==> flow/design.v <==
module full_adder(input a,b,cin,
                  output sum,co);
assign sum=a^b^cin;
assign co=((a&b)||(b&cin)||(cin&a));                 
endmodule
module half_adder(input a,
                  input b,
                  output sum,
                  output carry);
assign sum=a^b;
assign carry=a&b;
endmodule
module mux2_1(input a,b,sel,
              output y);
assign y=sel?b:a;
endmodule
module adder_4bit(input [3:0]a,b,
                  input cin,
                  output [3:0]sum,
                  output co);
wire s1,c1,s2,c2,s3,c3,s4,s11,s44,c4,c11,s22,c22,s33,c33,c44;
full_adder f1(a[0],b[0],1'b0,s1,c1);
full_adder f2(a[1],b[1],c1,s2,c2);
full_adder f3(a[2],b[2],c2,s3,c3);
full_adder f4(a[3],b[3],c3,s4,c4);
full_adder f5(a[0],b[0],1'b1,s11,c11);
full_adder f6(a[1],b[1],c11,s22,c22);
full_adder f7(a[2],b[2],c22,s33,c33);
full_adder f8(a[3],b[3],c33,s44,c44);
mux2_1 m1(s1,s11,cin,sum[0]);
mux2_1 m2(s2,s22,cin,sum[1]);
mux2_1 m3(s3,s33,cin,sum[2]);
mux2_1 m4(s4,s44,cin,sum[3]);
mux2_1 m5(c4,c44,cin,co);
endmodule
module adder_6bit(input [5:0]a,b,
                  input cin,
                  output [5:0]sum,
                  output co);
wire s1,s2,s3,s4,s5,s6,c1,c2,c3,c4,c5,c6;
wire s11,s22,s33,s44,s55,s66,c11,c22,c33,c44,c55,c66;
full_adder f1(a[0],b[0],1'b0,s1,c1);
full_adder f2(a[1],b[1],c1,s2,c2);
full_adder f3(a[2],b[2],c2,s3,c3);
full_adder f4(a[3],b[3],c3,s4,c4);
full_adder f5(a[4],b[4],c4,s5,c5);
full_adder f6(a[5],b[5],c5,s6,c6);
full_adder f7(a[0],b[0],1'b1,s11,c11);
full_adder f8(a[1],b[1],c11,s22,c22);
full_adder f9(a[2],b[2],c22,s33,c33);
full_adder f10(a[3],b[3],c33,s44,c44);
full_adder f11(a[4],b[4],c44,s55,c55);
full_adder f12(a[5],b[5],c55,s66,c66);
mux2_1 m1(s1,s11,cin,sum[0]);
mux2_1 m2(s2,s22,cin,sum[1]);
mux2_1 m3(s3,s33,cin,sum[2]);
mux2_1 m4(s4,s44,cin,sum[3]);
mux2_1 m5(s5,s55,cin,sum[4]);
mux2_1 m6(s6,s66,cin,sum[5]);
mux2_1 m7(c6,c66,cin,co);
endmodule
module adder_8bit(input [7:0] a,b,
                   input cin,
                   output [7:0] sum,
                   output co);
wire s1,s2,s3,s4,s5,s6,s7,s8,c1,c2,c3,c4,c5,c6,c7,c8;
wire s11,s22,s33,s44,s55,s66,s77,s88,c11,c22,c33,c44,c55,c66,c77,c88;
full_adder f10(a[0],b[0],1'b0,s1,c1);
full_adder f20(a[1],b[1],c1,s2,c2);
full_adder f30(a[2],b[2],c2,s3,c3);
full_adder f40(a[3],b[3],c3,s4,c4);
full_adder f50(a[4],b[4],c4,s5,c5);
full_adder f60(a[5],b[5],c5,s6,c6);
full_adder f70(a[6],b[6],c6,s7,c7);
full_adder f80(a[7],b[7],c7,s8,c8);
full_adder f11(a[0],b[0],1'b1,s11,c11);
full_adder f22(a[1],b[1],c11,s22,c22);
full_adder f33(a[2],b[2],c22,s33,c33);
full_adder f44(a[3],b[3],c33,s44,c44);
full_adder f55(a[4],b[4],c44,s55,c55);
full_adder f66(a[5],b[5],c55,s66,c66);
full_adder f77(a[6],b[6],c66,s77,c77);
full_adder f88(a[7],b[7],c77,s88,c88);
mux2_1 m1(s1,s11,cin,sum[0]);
mux2_1 m2(s2,s22,cin,sum[1]);
mux2_1 m3(s3,s33,cin,sum[2]);
mux2_1 m4(s4,s44,cin,sum[3]);
mux2_1 m5(s5,s55,cin,sum[4]);
mux2_1 m6(s6,s66,cin,sum[5]);
mux2_1 m7(s7,s77,cin,sum[6]);
mux2_1 m8(s8,s88,cin,sum[7]);
mux2_1 m9(c8,c88,cin,co);
endmodule
module adder_12bit(input [11:0] a,b,
                   input cin,
                   output [11:0] sum,
                   output co);
wire s1,s2,s3,s4,s5,s6,s7,s8,s9,s10,s11a,s12,c1,c2,c3,c4,c5,c6,c7,c8,c9,c10,c11a,c12;
wire s11,s22,s33,s44,s55,s66,s77,s88,s99,s1010,s1111,s1212;
wire c11,c22,c33,c44,c55,c66,c77,c88,c99,c1010,c1111,c1212;
full_adder f10(a[0],b[0],1'b0,s1,c1);
full_adder f20(a[1],b[1],c1,s2,c2);
full_adder f30(a[2],b[2],c2,s3,c3);
full_adder f40(a[3],b[3],c3,s4,c4);
full_adder f50(a[4],b[4],c4,s5,c5);
full_adder f60(a[5],b[5],c5,s6,c6);
full_adder f70(a[6],b[6],c6,s7,c7);
full_adder f80(a[7],b[7],c7,s8,c8);
full_adder f90(a[8],b[8],c8,s9,c9);
full_adder f100(a[9],b[9],c9,s10,c10);
full_adder f110(a[10],b[10],c10,s11a,c11a);
full_adder f120(a[11],b[11],c11a,s12,c12);
full_adder f11(a[0],b[0],1'b1,s11,c11);
full_adder f22(a[1],b[1],c11,s22,c22);
full_adder f33(a[2],b[2],c22,s33,c33);
full_adder f44(a[3],b[3],c33,s44,c44);
full_adder f55(a[4],b[4],c44,s55,c55);
full_adder f66(a[5],b[5],c55,s66,c66);
full_adder f77(a[6],b[6],c66,s77,c77);
full_adder f88(a[7],b[7],c77,s88,c88);
full_adder f99(a[8],b[8],c88,s99,c99);
full_adder f1010(a[9],b[9],c99,s1010,c1010);
full_adder f1111(a[10],b[10],c1010,s1111,c1111);
full_adder f1212(a[11],b[11],c1111,s1212,c1212);
mux2_1 m1(s1,s11,cin,sum[0]);
mux2_1 m2(s2,s22,cin,sum[1]);
mux2_1 m3(s3,s33,cin,sum[2]);
mux2_1 m4(s4,s44,cin,sum[3]);
mux2_1 m5(s5,s55,cin,sum[4]);
mux2_1 m6(s6,s66,cin,sum[5]);
mux2_1 m7(s7,s77,cin,sum[6]);
mux2_1 m8(s8,s88,cin,sum[7]);
mux2_1 m9(s9,s99,cin,sum[8]);
mux2_1 m10(s10,s1010,cin,sum[9]);
mux2_1 m11(s11a,s1111,cin,sum[10]);
mux2_1 m12(s12,s1212,cin,sum[11]);
mux2_1 m13(c12,c1212,cin,co);
endmodule
module adder_16bit(input [15:0] a,b,
                   input cin,
                   output [15:0] sum,
                   output co);
wire s1,s2,s3,s4,s5,s6,s7,s8,s9,s10,s11a,s12,s13,s14,s15,s16;
wire c1,c2,c3,c4,c5,c6,c7,c8,c9,c10,c11a,c12,c13,c14,c15,c16;
wire s11,s22,s33,s44,s55,s66,s77,s88,s99,s1010,s1111,s1212,s1313,s1414,s1515,s1616;
wire c11,c22,c33,c44,c55,c66,c77,c88,c99,c1010,c1111,c1212,c1313,c1414,c1515,c1616;
full_adder f10(a[0],b[0],1'b0,s1,c1);
full_adder f20(a[1],b[1],c1,s2,c2);
full_adder f30(a[2],b[2],c2,s3,c3);
full_adder f40(a[3],b[3],c3,s4,c4);
full_adder f50(a[4],b[4],c4,s5,c5);
full_adder f60(a[5],b[5],c5,s6,c6);
full_adder f70(a[6],b[6],c6,s7,c7);
full_adder f80(a[7],b[7],c7,s8,c8);
full_adder f90(a[8],b[8],c8,s9,c9);
full_adder f100(a[9],b[9],c9,s10,c10);
full_adder f110(a[10],b[10],c10,s11a,c11a);
full_adder f120(a[11],b[11],c11a,s12,c12);
full_adder f130(a[12],b[12],c12,s13,c13);
full_adder f140(a[13],b[13],c13,s14,c14);
full_adder f150(a[14],b[14],c14,s15,c15);
full_adder f160(a[15],b[15],c15,s16,c16);
full_adder f11(a[0],b[0],1'b1,s11,c11);
full_adder f22(a[1],b[1],c11,s22,c22);
full_adder f33(a[2],b[2],c22,s33,c33);
full_adder f44(a[3],b[3],c33,s44,c44);
full_adder f55(a[4],b[4],c44,s55,c55);
full_adder f66(a[5],b[5],c55,s66,c66);
full_adder f77(a[6],b[6],c66,s77,c77);
full_adder f88(a[7],b[7],c77,s88,c88);
full_adder f99(a[8],b[8],c88,s99,c99);
full_adder f1010(a[9],b[9],c99,s1010,c1010);
full_adder f1111(a[10],b[10],c1010,s1111,c1111);
full_adder f1212(a[11],b[11],c1111,s1212,c1212);
full_adder f1313(a[12],b[12],c1212,s1313,c1313);
full_adder f1414(a[13],b[13],c1313,s1414,c1414);
full_adder f1515(a[14],b[14],c1414,s1515,c1515);
full_adder f1616(a[15],b[15],c1515,s1616,c1616);
mux2_1 m1(s1,s11,cin,sum[0]);
mux2_1 m2(s2,s22,cin,sum[1]);
mux2_1 m3(s3,s33,cin,sum[2]);
mux2_1 m4(s4,s44,cin,sum[3]);
mux2_1 m5(s5,s55,cin,sum[4]);
mux2_1 m6(s6,s66,cin,sum[5]);
mux2_1 m7(s7,s77,cin,sum[6]);
mux2_1 m8(s8,s88,cin,sum[7]);
mux2_1 m9(s9,s99,cin,sum[8]);
mux2_1 m10(s10,s1010,cin,sum[9]);
mux2_1 m11(s11a,s1111,cin,sum[10]);
mux2_1 m12(s12,s1212,cin,sum[11]);
mux2_1 m13(s13,s1313,cin,sum[12]);
mux2_1 m14(s14,s1414,cin,sum[13]);
mux2_1 m15(s15,s1515,cin,sum[14]);
mux2_1 m16(s16,s1616,cin,sum[15]);
mux2_1 m17(c16,c1616,cin,co);
endmodule
module adder_24bit(input [23:0] a,b,
                   input cin,
                   output [23:0] sum,
                   output co);
wire s1,s2,s3,s4,s5,s6,s7,s8,s9,s10,s11a,s12;
wire s13,s14,s15,s16,s17,s18,s19,s20,s21,s222,s23,s24;
wire c1,c2,c3,c4,c5,c6,c7,c8,c9,c10,c11a,c12;
wire c13,c14,c15,c16,c17,c18,c19,c20,c21,c222,c23,c24;
wire s11,s22,s33,s44,s55,s66,s77,s88,s99,s1010,s1111,s1212;
wire s1313,s1414,s1515,s1616,s1717,s1818,s1919,s2020,s2121,s2222,s2323,s2424;
wire c11,c22,c33,c44,c55,c66,c77,c88,c99,c1010,c1111,c1212;
wire c1313,c1414,c1515,c1616,c1717,c1818,c1919,c2020,c2121,c2222,c2323,c2424;
full_adder f10(a[0],b[0],1'b0,s1,c1);
full_adder f20(a[1],b[1],c1,s2,c2);
full_adder f30(a[2],b[2],c2,s3,c3);
full_adder f40(a[3],b[3],c3,s4,c4);
full_adder f50(a[4],b[4],c4,s5,c5);
full_adder f60(a[5],b[5],c5,s6,c6);
full_adder f70(a[6],b[6],c6,s7,c7);
full_adder f80(a[7],b[7],c7,s8,c8);
full_adder f90(a[8],b[8],c8,s9,c9);
full_adder f100(a[9],b[9],c9,s10,c10);
full_adder f110(a[10],b[10],c10,s11a,c11a);
full_adder f120(a[11],b[11],c11a,s12,c12);
full_adder f130(a[12],b[12],c12,s13,c13);
full_adder f140(a[13],b[13],c13,s14,c14);
full_adder f150(a[14],b[14],c14,s15,c15);
full_adder f160(a[15],b[15],c15,s16,c16);
full_adder f170(a[16],b[16],c16,s17,c17);
full_adder f180(a[17],b[17],c17,s18,c18);
full_adder f190(a[18],b[18],c18,s19,c19);
full_adder f200(a[19],b[19],c19,s20,c20);
full_adder f210(a[20],b[20],c20,s21,c21);
full_adder f220(a[21],b[21],c21,s222,c222);
full_adder f230(a[22],b[22],c222,s23,c23);
full_adder f240(a[23],b[23],c23,s24,c24);
full_adder f11(a[0],b[0],1'b1,s11,c11);
full_adder f22(a[1],b[1],c11,s22,c22);
full_adder f33(a[2],b[2],c22,s33,c33);
full_adder f44(a[3],b[3],c33,s44,c44);
full_adder f55(a[4],b[4],c44,s55,c55);
full_adder f66(a[5],b[5],c55,s66,c66);
full_adder f77(a[6],b[6],c66,s77,c77);
full_adder f88(a[7],b[7],c77,s88,c88);
full_adder f99(a[8],b[8],c88,s99,c99);
full_adder f1010(a[9],b[9],c99,s1010,c1010);
full_adder f1111(a[10],b[10],c1010,s1111,c1111);
full_adder f1212(a[11],b[11],c1111,s1212,c1212);
full_adder f1313(a[12],b[12],c1212,s1313,c1313);
full_adder f1414(a[13],b[13],c1313,s1414,c1414);
full_adder f1515(a[14],b[14],c1414,s1515,c1515);
full_adder f1616(a[15],b[15],c1515,s1616,c1616);
full_adder f1717(a[16],b[16],c1616,s1717,c1717);
full_adder f1818(a[17],b[17],c1717,s1818,c1818);
full_adder f1919(a[18],b[18],c1818,s1919,c1919);
full_adder f2020(a[19],b[19],c1919,s2020,c2020);
full_adder f2121(a[20],b[20],c2020,s2121,c2121);
full_adder f2222(a[21],b[21],c2121,s2222,c2222);
full_adder f2323(a[22],b[22],c2222,s2323,c2323);
full_adder f2424(a[23],b[23],c2323,s2424,c2424);
mux2_1 m1(s1,s11,cin,sum[0]);
mux2_1 m2(s2,s22,cin,sum[1]);
mux2_1 m3(s3,s33,cin,sum[2]);
mux2_1 m4(s4,s44,cin,sum[3]);
mux2_1 m5(s5,s55,cin,sum[4]);
mux2_1 m6(s6,s66,cin,sum[5]);
mux2_1 m7(s7,s77,cin,sum[6]);
mux2_1 m8(s8,s88,cin,sum[7]);
mux2_1 m9(s9,s99,cin,sum[8]);
mux2_1 m10(s10,s1010,cin,sum[9]);
mux2_1 m11(s11a,s1111,cin,sum[10]);
mux2_1 m12(s12,s1212,cin,sum[11]);
mux2_1 m13(s13,s1313,cin,sum[12]);
mux2_1 m14(s14,s1414,cin,sum[13]);
mux2_1 m15(s15,s1515,cin,sum[14]);
mux2_1 m16(s16,s1616,cin,sum[15]);
mux2_1 m17(s17,s1717,cin,sum[16]);
mux2_1 m18(s18,s1818,cin,sum[17]);
mux2_1 m19(s19,s1919,cin,sum[18]);
mux2_1 m20(s20,s2020,cin,sum[19]);
mux2_1 m21(s21,s2121,cin,sum[20]);
mux2_1 m22(s222,s2222,cin,sum[21]);
mux2_1 m23(s23,s2323,cin,sum[22]);
mux2_1 m24(s24,s2424,cin,sum[23]);
mux2_1 m25(c24,c2424,cin,co);
endmodule
module mul_2x2(input clk,
               input [1:0]a,b,
               output [3:0]out);           
reg [1:0]clk_a,clk_b;
wire [3:0]temp;
always @(posedge clk)
 begin
  clk_a<=a;
  clk_b<=b;
 end
assign out[0]=clk_a[0]&clk_b[0];
assign temp[0]=clk_a[0]&clk_b[1];
assign temp[1]=clk_a[1]&clk_b[0];
assign temp[2]=clk_a[1]&clk_b[1];
half_adder h1(temp[0],temp[1],out[1],temp[3]);
half_adder h2(temp[3],temp[2],out[2],out[3]);
endmodule
module mul_4x4(input clk,
               input [3:0]a,
               input [3:0]b,
               output [7:0]c);
wire [3:0]q0,q1,q2,q3,q4;
wire [5:0]q5,q6;		
wire [3:0]temp1;
wire [5:0]temp2,temp3,temp4;
reg [3:0]clk_a,clk_b;
always @(posedge clk)
begin
 clk_a<=a;
 clk_b<=b;
end
mul_2x2 m1(clk,clk_a[1:0],clk_b[1:0],q0[3:0]);
mul_2x2 m2(clk,clk_a[3:2],clk_b[1:0],q1[3:0]);
mul_2x2 m3(clk,clk_a[1:0],clk_b[3:2],q2[3:0]);
mul_2x2 m4(clk,clk_a[3:2],clk_b[3:2],q3[3:0]);
assign temp1 ={2'b00,q0[3:2]};
adder_4bit a1(q1[3:0],temp1,1'b0,q4,);
assign temp2 ={2'b00,q2[3:0]};
assign temp3 ={q3[3:0],2'b00};
adder_6bit a2(temp2,temp3,1'b0,q5,);
assign temp4={2'b00,q4[3:0]};
adder_6bit a3(temp4,q5,1'b0,q6,);
assign c[1:0]=q0[1:0];
assign c[7:2]=q6[5:0];
endmodule
module mul_8x8(input clk,
               input [7:0] a,b,
               output [15:0]c);
wire [7:0]q0,q1,q2,q3,q4;
wire [11:0]q5,q6;	
wire [7:0]temp1;
wire [11:0]temp2,temp3,temp4;
reg [7:0]clk_a,clk_b;
always @(posedge clk)
begin
 clk_a<=a;
 clk_b<=b;
end
mul_4x4 mu1(clk,clk_a[3:0],clk_b[3:0],q0[7:0]);
mul_4x4 mu2(clk,clk_a[7:4],clk_b[3:0],q1[7:0]);
mul_4x4 mu3(clk,clk_a[3:0],clk_b[7:4],q2[7:0]);
mul_4x4 mu4(clk,clk_a[7:4],clk_b[7:4],q3[7:0]);
assign temp1 ={4'b0000,q0[7:4]};
adder_8bit a1(q1[7:0],temp1,1'b0,q4,);
assign temp2 ={4'b0000,q2[7:0]};
assign temp3 ={q3[7:0],4'b0000};
adder_12bit a2(temp2,temp3,1'b0,q5,);
assign temp4={4'b0000,q4[7:0]};
adder_12bit a3(temp4,q5,1'b0,q6,);
assign c[3:0]=q0[3:0];
assign c[15:4]=q6[11:0];
endmodule    
module mul_16x16(input clk,
		         input [15:0]a,
                 input [15:0]b,
                 output [31:0]c);
reg [15:0]clk_a,clk_b;
wire [15:0]q0,q1,q2,q3,q4;	
wire [15:0]temp1;
wire [23:0]temp2,temp3,temp4;
wire [23:0]q5,q6;
always @(posedge clk)
 begin
  clk_a<=a;
  clk_b<=b;
 end
mul_8x8 m1(clk,clk_a[7:0],clk_b[7:0],q0[15:0]);
mul_8x8 m2(clk,clk_a[15:8],clk_b[7:0],q1[15:0]);
mul_8x8 m3(clk,clk_a[7:0],clk_b[15:8],q2[15:0]);
mul_8x8 m4(clk,clk_a[15:8],clk_b[15:8],q3[15:0]);
assign temp1 ={8'b0,q0[15:8]};
adder_16bit a1(q1[15:0],temp1,1'b0,q4,);
assign temp2 ={8'b0,q2[15:0]};
assign temp3 ={q3[15:0],8'b0};
adder_24bit a2(temp2,temp3,1'b0,q5,);
assign temp4={8'b0,q4[15:0]};
adder_24bit a3(temp4,q5,1'b0,q6,);
assign c[7:0]=q0[7:0];
assign c[31:8]=q6[23:0];
endmodule
module accumulator(input clk,en,clr,
                   input [31:0]a,
                   output [39:0]c);
reg [39:0]acc;
always @(posedge clk)
 begin
  if (clr)
   acc <= 40'b0;
  else if (en)
  begin 
   acc <= acc + {8'b0,a};
  end
 end
assign c = acc;
endmodule
module mac_unit(input clk,en,clr,
                input [15:0]a,b,
                output [39:0]c);
wire [31:0]temp1;
mul_16x16 m1(clk,a,b,temp1);
accumulator a1(clk,en,clr,temp1,c);
endmodule
Step by step through the tools: mac_unit

The steps from the RTL of mac_unit to its reports follow in flow order.
Line numbers count from 1 in the design file above.
Library cell names are shortened.
Not given: --

Design top: mac_unit
Clock: clk
Library: sky130hd
Timing corner: tt_025C_1v80

Elaborated design

Source: Yosys, flattened and elaborated, memories not mapped. Widths are those after wreduce; folded enables and synchronous resets count as part of the registers. Registers that Yosys merges into a memory's read port (data or address) are not register bits. Print and check cells do not count. Equal cells are merged and count once.

Word-level cells: 2070
Bits of input ports: 35
Register bits: 168
Output and inout bits: 40

Add/subtract/negate cells: 1
Bitwise gates (word level): 1716
Reduce/logical cells: 322

Operators with widths:

| kind                                      | count |
| 1-bit bitwise AND                         | 1035 |
| 1-bit bitwise XOR                         | 681 |
| 1-bit logical OR                          | 322 |
| 40-bit by 32-bit adder with 40-bit output | 1 |

Longest topological paths

Longest topological path by Yosys (ltp), each cell counted once; first at word level (registers and memories cut), then after technology mapping (sequential cells cut; the memories' decode and read muxes count).

Depth after elaboration: 83
ABC_AREA: 1
Gate-level depth with buffers: 63
Depth with buffers taken out: 61

After synthesis

The flow's flattened synthesis, as Yosys stat reports it; memories are mapped. The netlist is that of the ABC_AREA named above (0 if unset); the other value can give another one.
Totals and module areas in this step are rounded.

Area of sequential cells: 0.00336 mm^2
Buffers: 76
Cell area after synthesis: 0.0172 mm^2
Flip-flops: 168
Mapped cells: 2257

Cells by type:

| cell type | count | area in all (um^2) |
| fa_1      | 194   | 3.88E+03 |
| dfxtp_1   | 168   | 3.36E+03 |
| ha_1      | 264   | 3.3E+03 |
| inv_1     | 692   | 2.6E+03 |
| nand2_1   | 524   | 1.97E+03 |
| nor2_1    | 136   | 510.49 |
| clkbuf_1  | 73    | 274.013 |
| xor2_1    | 29    | 253.994 |
| nand3_1   | 47    | 235.226 |
| a21oi_1   | 31    | 155.149 |
| xnor2_1   | 16    | 140.134 |
| o21ai_0   | 22    | 110.106 |
| nand2_2   | 16    | 100.096 |
| o21ai_2   | 4     | 35.034 |
| nand4_1   | 5     | 31.28 |
| nor2_2    | 5     | 31.28 |
| o21ai_1   | 5     | 25.024 |
| o21bai_1  | 3     | 22.522 |

Not listed: further types 16, cells in them 23.

Timing after synthesis

OpenSTA on the mapped netlist: ideal clock, no wires. The path of least setup slack (recovery checks aside). Input and output delay are each 20% of the period. Register names are those of the netlist, which keeps one name where synthesis merged equal registers.

Kind: flip-flop to flip-flop
From: reg (name not given)
To: reg a1.acc[37]
Time at the first pin: 0.000 ns
Path buffers: 2
Required time: 13.385 ns
Clock period: 13.5 ns
Stages on the path: 61
Library setup time: 0.115 ns
Path slack: -0.548 ns
Delay of the path: 14.048 ns
Data arrival time: 13.933 ns
Synthesis period reached: 14.048 ns

"delay of the path" = arrival - input delay + setup time.
"stages on the path": output pins that drive a net of the path, with the launching flip-flop's if there is one; two outputs of one cell count as two.
"synthesis period reached" = period - worst setup slack (recovery checks aside). The figure is calculated, with input and output delays left at 20% of the set period.
The rows between start and end are the longest chain of elaborated cells between them; the timing report does not say that the signal goes this way. Where chains are equally long, one stands for them.
A line is the first line of the expression or statement that the cell stems from. Yosys adds cells for indexed reads and writes and turns some case tables into memories.

Cell sequence: dfxtp_1 > clkbuf_1 > clkbuf_1 > nand2_1 > inv_1 > ha_1 > ha_1 > ha_1 > fa_1 > inv_1 > fa_1 > inv_1 > fa_1 > fa_1 > inv_1 > fa_1 > inv_1 > fa_1 > (+25 left out) > ha_1 > ha_1 > ha_1 > ha_1 > xor2_1 > xnor2_1 > xor2_1 > inv_1 > ha_1 > nand2_1 > nor2_1 > nand2_1 > nor2_1 > nand4_1 > nand3_1 > nand3_1 > nand2_1 > nor2_1
Length of the longest elaborated chain: 83
Elaborated cells on any way between the ends: 739
RTL lines with such cells: 7
Classes of those cells: 1 x add/sub; 588 x logic; 150 x reduce/logical

Ends and longest elaborated chain, post-synthesis:

| what                                      | line | text |
| 1-bit bitwise AND                         | 295  | `assign temp[1]=clk_a[1]&clk_b[0];` |
| 1-bit bitwise AND                         | 11   | `assign carry=a&b;` |
| 1-bit bitwise XOR                         | 10   | `assign sum=a^b;` |
| 1-bit bitwise AND (2 in a row)            | 4    | `assign co=((a&b)\|\|(b&cin)\|\|(cin&a));` |
| 1-bit logical OR (2 in a row)             | 4    |  |
| 1-bit bitwise XOR                         | 3    | `assign sum=a^b^cin;` |
| 1-bit bitwise AND                         | 4    |  |
| (+59 left out)                            | --   |  |
| 1-bit bitwise AND                         | 4    |  |
| 1-bit logical OR (2 in a row)             | 4    |  |
| 1-bit bitwise AND                         | 4    |  |
| 1-bit logical OR (2 in a row)             | 4    |  |
| 1-bit bitwise AND (7 in a row)            | 4    |  |
| 1-bit bitwise XOR                         | 3    |  |
| 40-bit by 32-bit adder with 40-bit output | 393  | `acc <= acc + {8'b0,a};` |
| end: assignment                           | 390  | `acc <= 40'b0;` |
| end: assignment                           | 393  |  |
| end: declaration                          | 386  | `reg [39:0]acc;` |

Path in the finished layout

From the final timing report of record 1: the path of least setup slack in the routed layout; clock arrival at registers is part of the times.

Kind: flip-flop to flip-flop
From: reg (name not given)
To: reg a1.acc[36]
Path slack: 0.85 ns
Time at the first pin: 0.48 ns
Library setup time: 0.10 ns
Required time: 16.08 ns
Path buffers: 1
Clock period: 15.7 ns
Stages on the path: 60
Data arrival time: 15.23 ns

The rows between start and end are the longest chain of elaborated cells between them; the timing report does not say that the signal goes this way. Where chains are equally long, one stands for them.

Cell sequence: dfxtp_4 > buf_6 > nand2_2 > inv_1 > ha_1 > ha_1 > ha_1 > fa_1 > inv_1 > fa_1 > inv_1 > fa_1 > fa_1 > inv_1 > fa_1 > inv_1 > fa_1 > fa_1 > (+24 left out) > ha_1 > ha_1 > ha_1 > ha_1 > xor2_1 > xnor2_1 > xor2_1 > inv_2 > ha_4 > nand2_2 > nor2_4 > nand2_1 > nor2_2 > nand4_1 > nand3_2 > nand3_1 > nand2_1 > nor2_1
Length of the longest elaborated chain: 83
Elaborated cells on any way between the ends: 739
RTL lines with such cells: 7
Classes of those cells: 1 x add/sub; 588 x logic; 150 x reduce/logical

Ends and longest elaborated chain, after layout:

| what                                      | line | text |
| 1-bit bitwise AND                         | 294  | `assign temp[0]=clk_a[0]&clk_b[1];` |
| 1-bit bitwise AND                         | 11   | `assign carry=a&b;` |
| 1-bit bitwise XOR                         | 10   | `assign sum=a^b;` |
| 1-bit bitwise AND (2 in a row)            | 4    | `assign co=((a&b)\|\|(b&cin)\|\|(cin&a));` |
| 1-bit logical OR (2 in a row)             | 4    |  |
| 1-bit bitwise XOR                         | 3    | `assign sum=a^b^cin;` |
| 1-bit bitwise AND                         | 4    |  |
| (+59 left out)                            | --   |  |
| 1-bit bitwise AND                         | 4    |  |
| 1-bit logical OR (2 in a row)             | 4    |  |
| 1-bit bitwise AND                         | 4    |  |
| 1-bit logical OR (2 in a row)             | 4    |  |
| 1-bit bitwise AND (7 in a row)            | 4    |  |
| 1-bit bitwise XOR                         | 3    |  |
| 40-bit by 32-bit adder with 40-bit output | 393  | `acc <= acc + {8'b0,a};` |
| end: assignment                           | 390  | `acc <= 40'b0;` |
| end: assignment                           | 393  |  |
| end: declaration                          | 386  | `reg [39:0]acc;` |

Wiki page: mac_unit / flow data

Record of 3 stored runs of the RTL-to-layout flow on mac_unit, platform sky130hd. The runs are unordered. Constraints: input delay and output delay 20% of the set period each, output load 0.01 pF.
Values from the reports are rounded here.
A setting shown as -- is not set for that run.

| name                                          | record 1 | record 2 | record 3 |
| ABC_AREA                                      | 1        | 1        | --       |
| CAP_MARGIN                                    | 5        | 5        | 20       |
| CELL_PAD_IN_SITES_DETAIL_PLACEMENT            | 1        | 1        | --       |
| CELL_PAD_IN_SITES_GLOBAL_PLACEMENT            | 1        | 1        | --       |
| CORE_ASPECT_RATIO                             | 0.5      | 0.5      | --       |
| CORE_MARGIN                                   | 7        | 2        | 2        |
| CORE_UTILIZATION                              | 27       | 27       | 40       |
| CTS_CLUSTER_DIAMETER                          | 360      | 360      | --       |
| CTS_CLUSTER_SIZE                              | 34       | 34       | --       |
| GPL_ROUTABILITY_DRIVEN                        | 1        | 1        | --       |
| GPL_TIMING_DRIVEN                             | 0        | --       | --       |
| MAX_ROUTING_LAYER                             | met4     | met4     | --       |
| MIN_ROUTING_LAYER                             | met2     | met2     | --       |
| PLACE_DENSITY                                 | 0.63     | 0.63     | --       |
| SLEW_MARGIN                                   | 20       | 20       | 20       |
| period_ns                                     | 15.7     | 15.7     | 9.88     |
| HOLD_SLACK_MARGIN                             | --       | 0.19     | --       |
| setup slack of the worst path (ns)            | 0.851    | 0.960    | -3.24    |
| standard-cell area of the final layout (mm^2) | 0.0198   | 0.0196   | 0.0192   |
| die outline area (mm^2)                       | 0.0714   | 0.0659   | 0.0406   |
| summed negative setup slack (ns)              | 0.000    | 0.000    | -52.9    |
| smallest hold slack (ns)                      | 0.321    | 0.321    | 0.321    |
| final utilization (%)                         | 31.4     | 31.0     | 49.7     |
| cell area after synthesis (mm^2)              | 0.0172   | 0.0172   | 0.0156   |
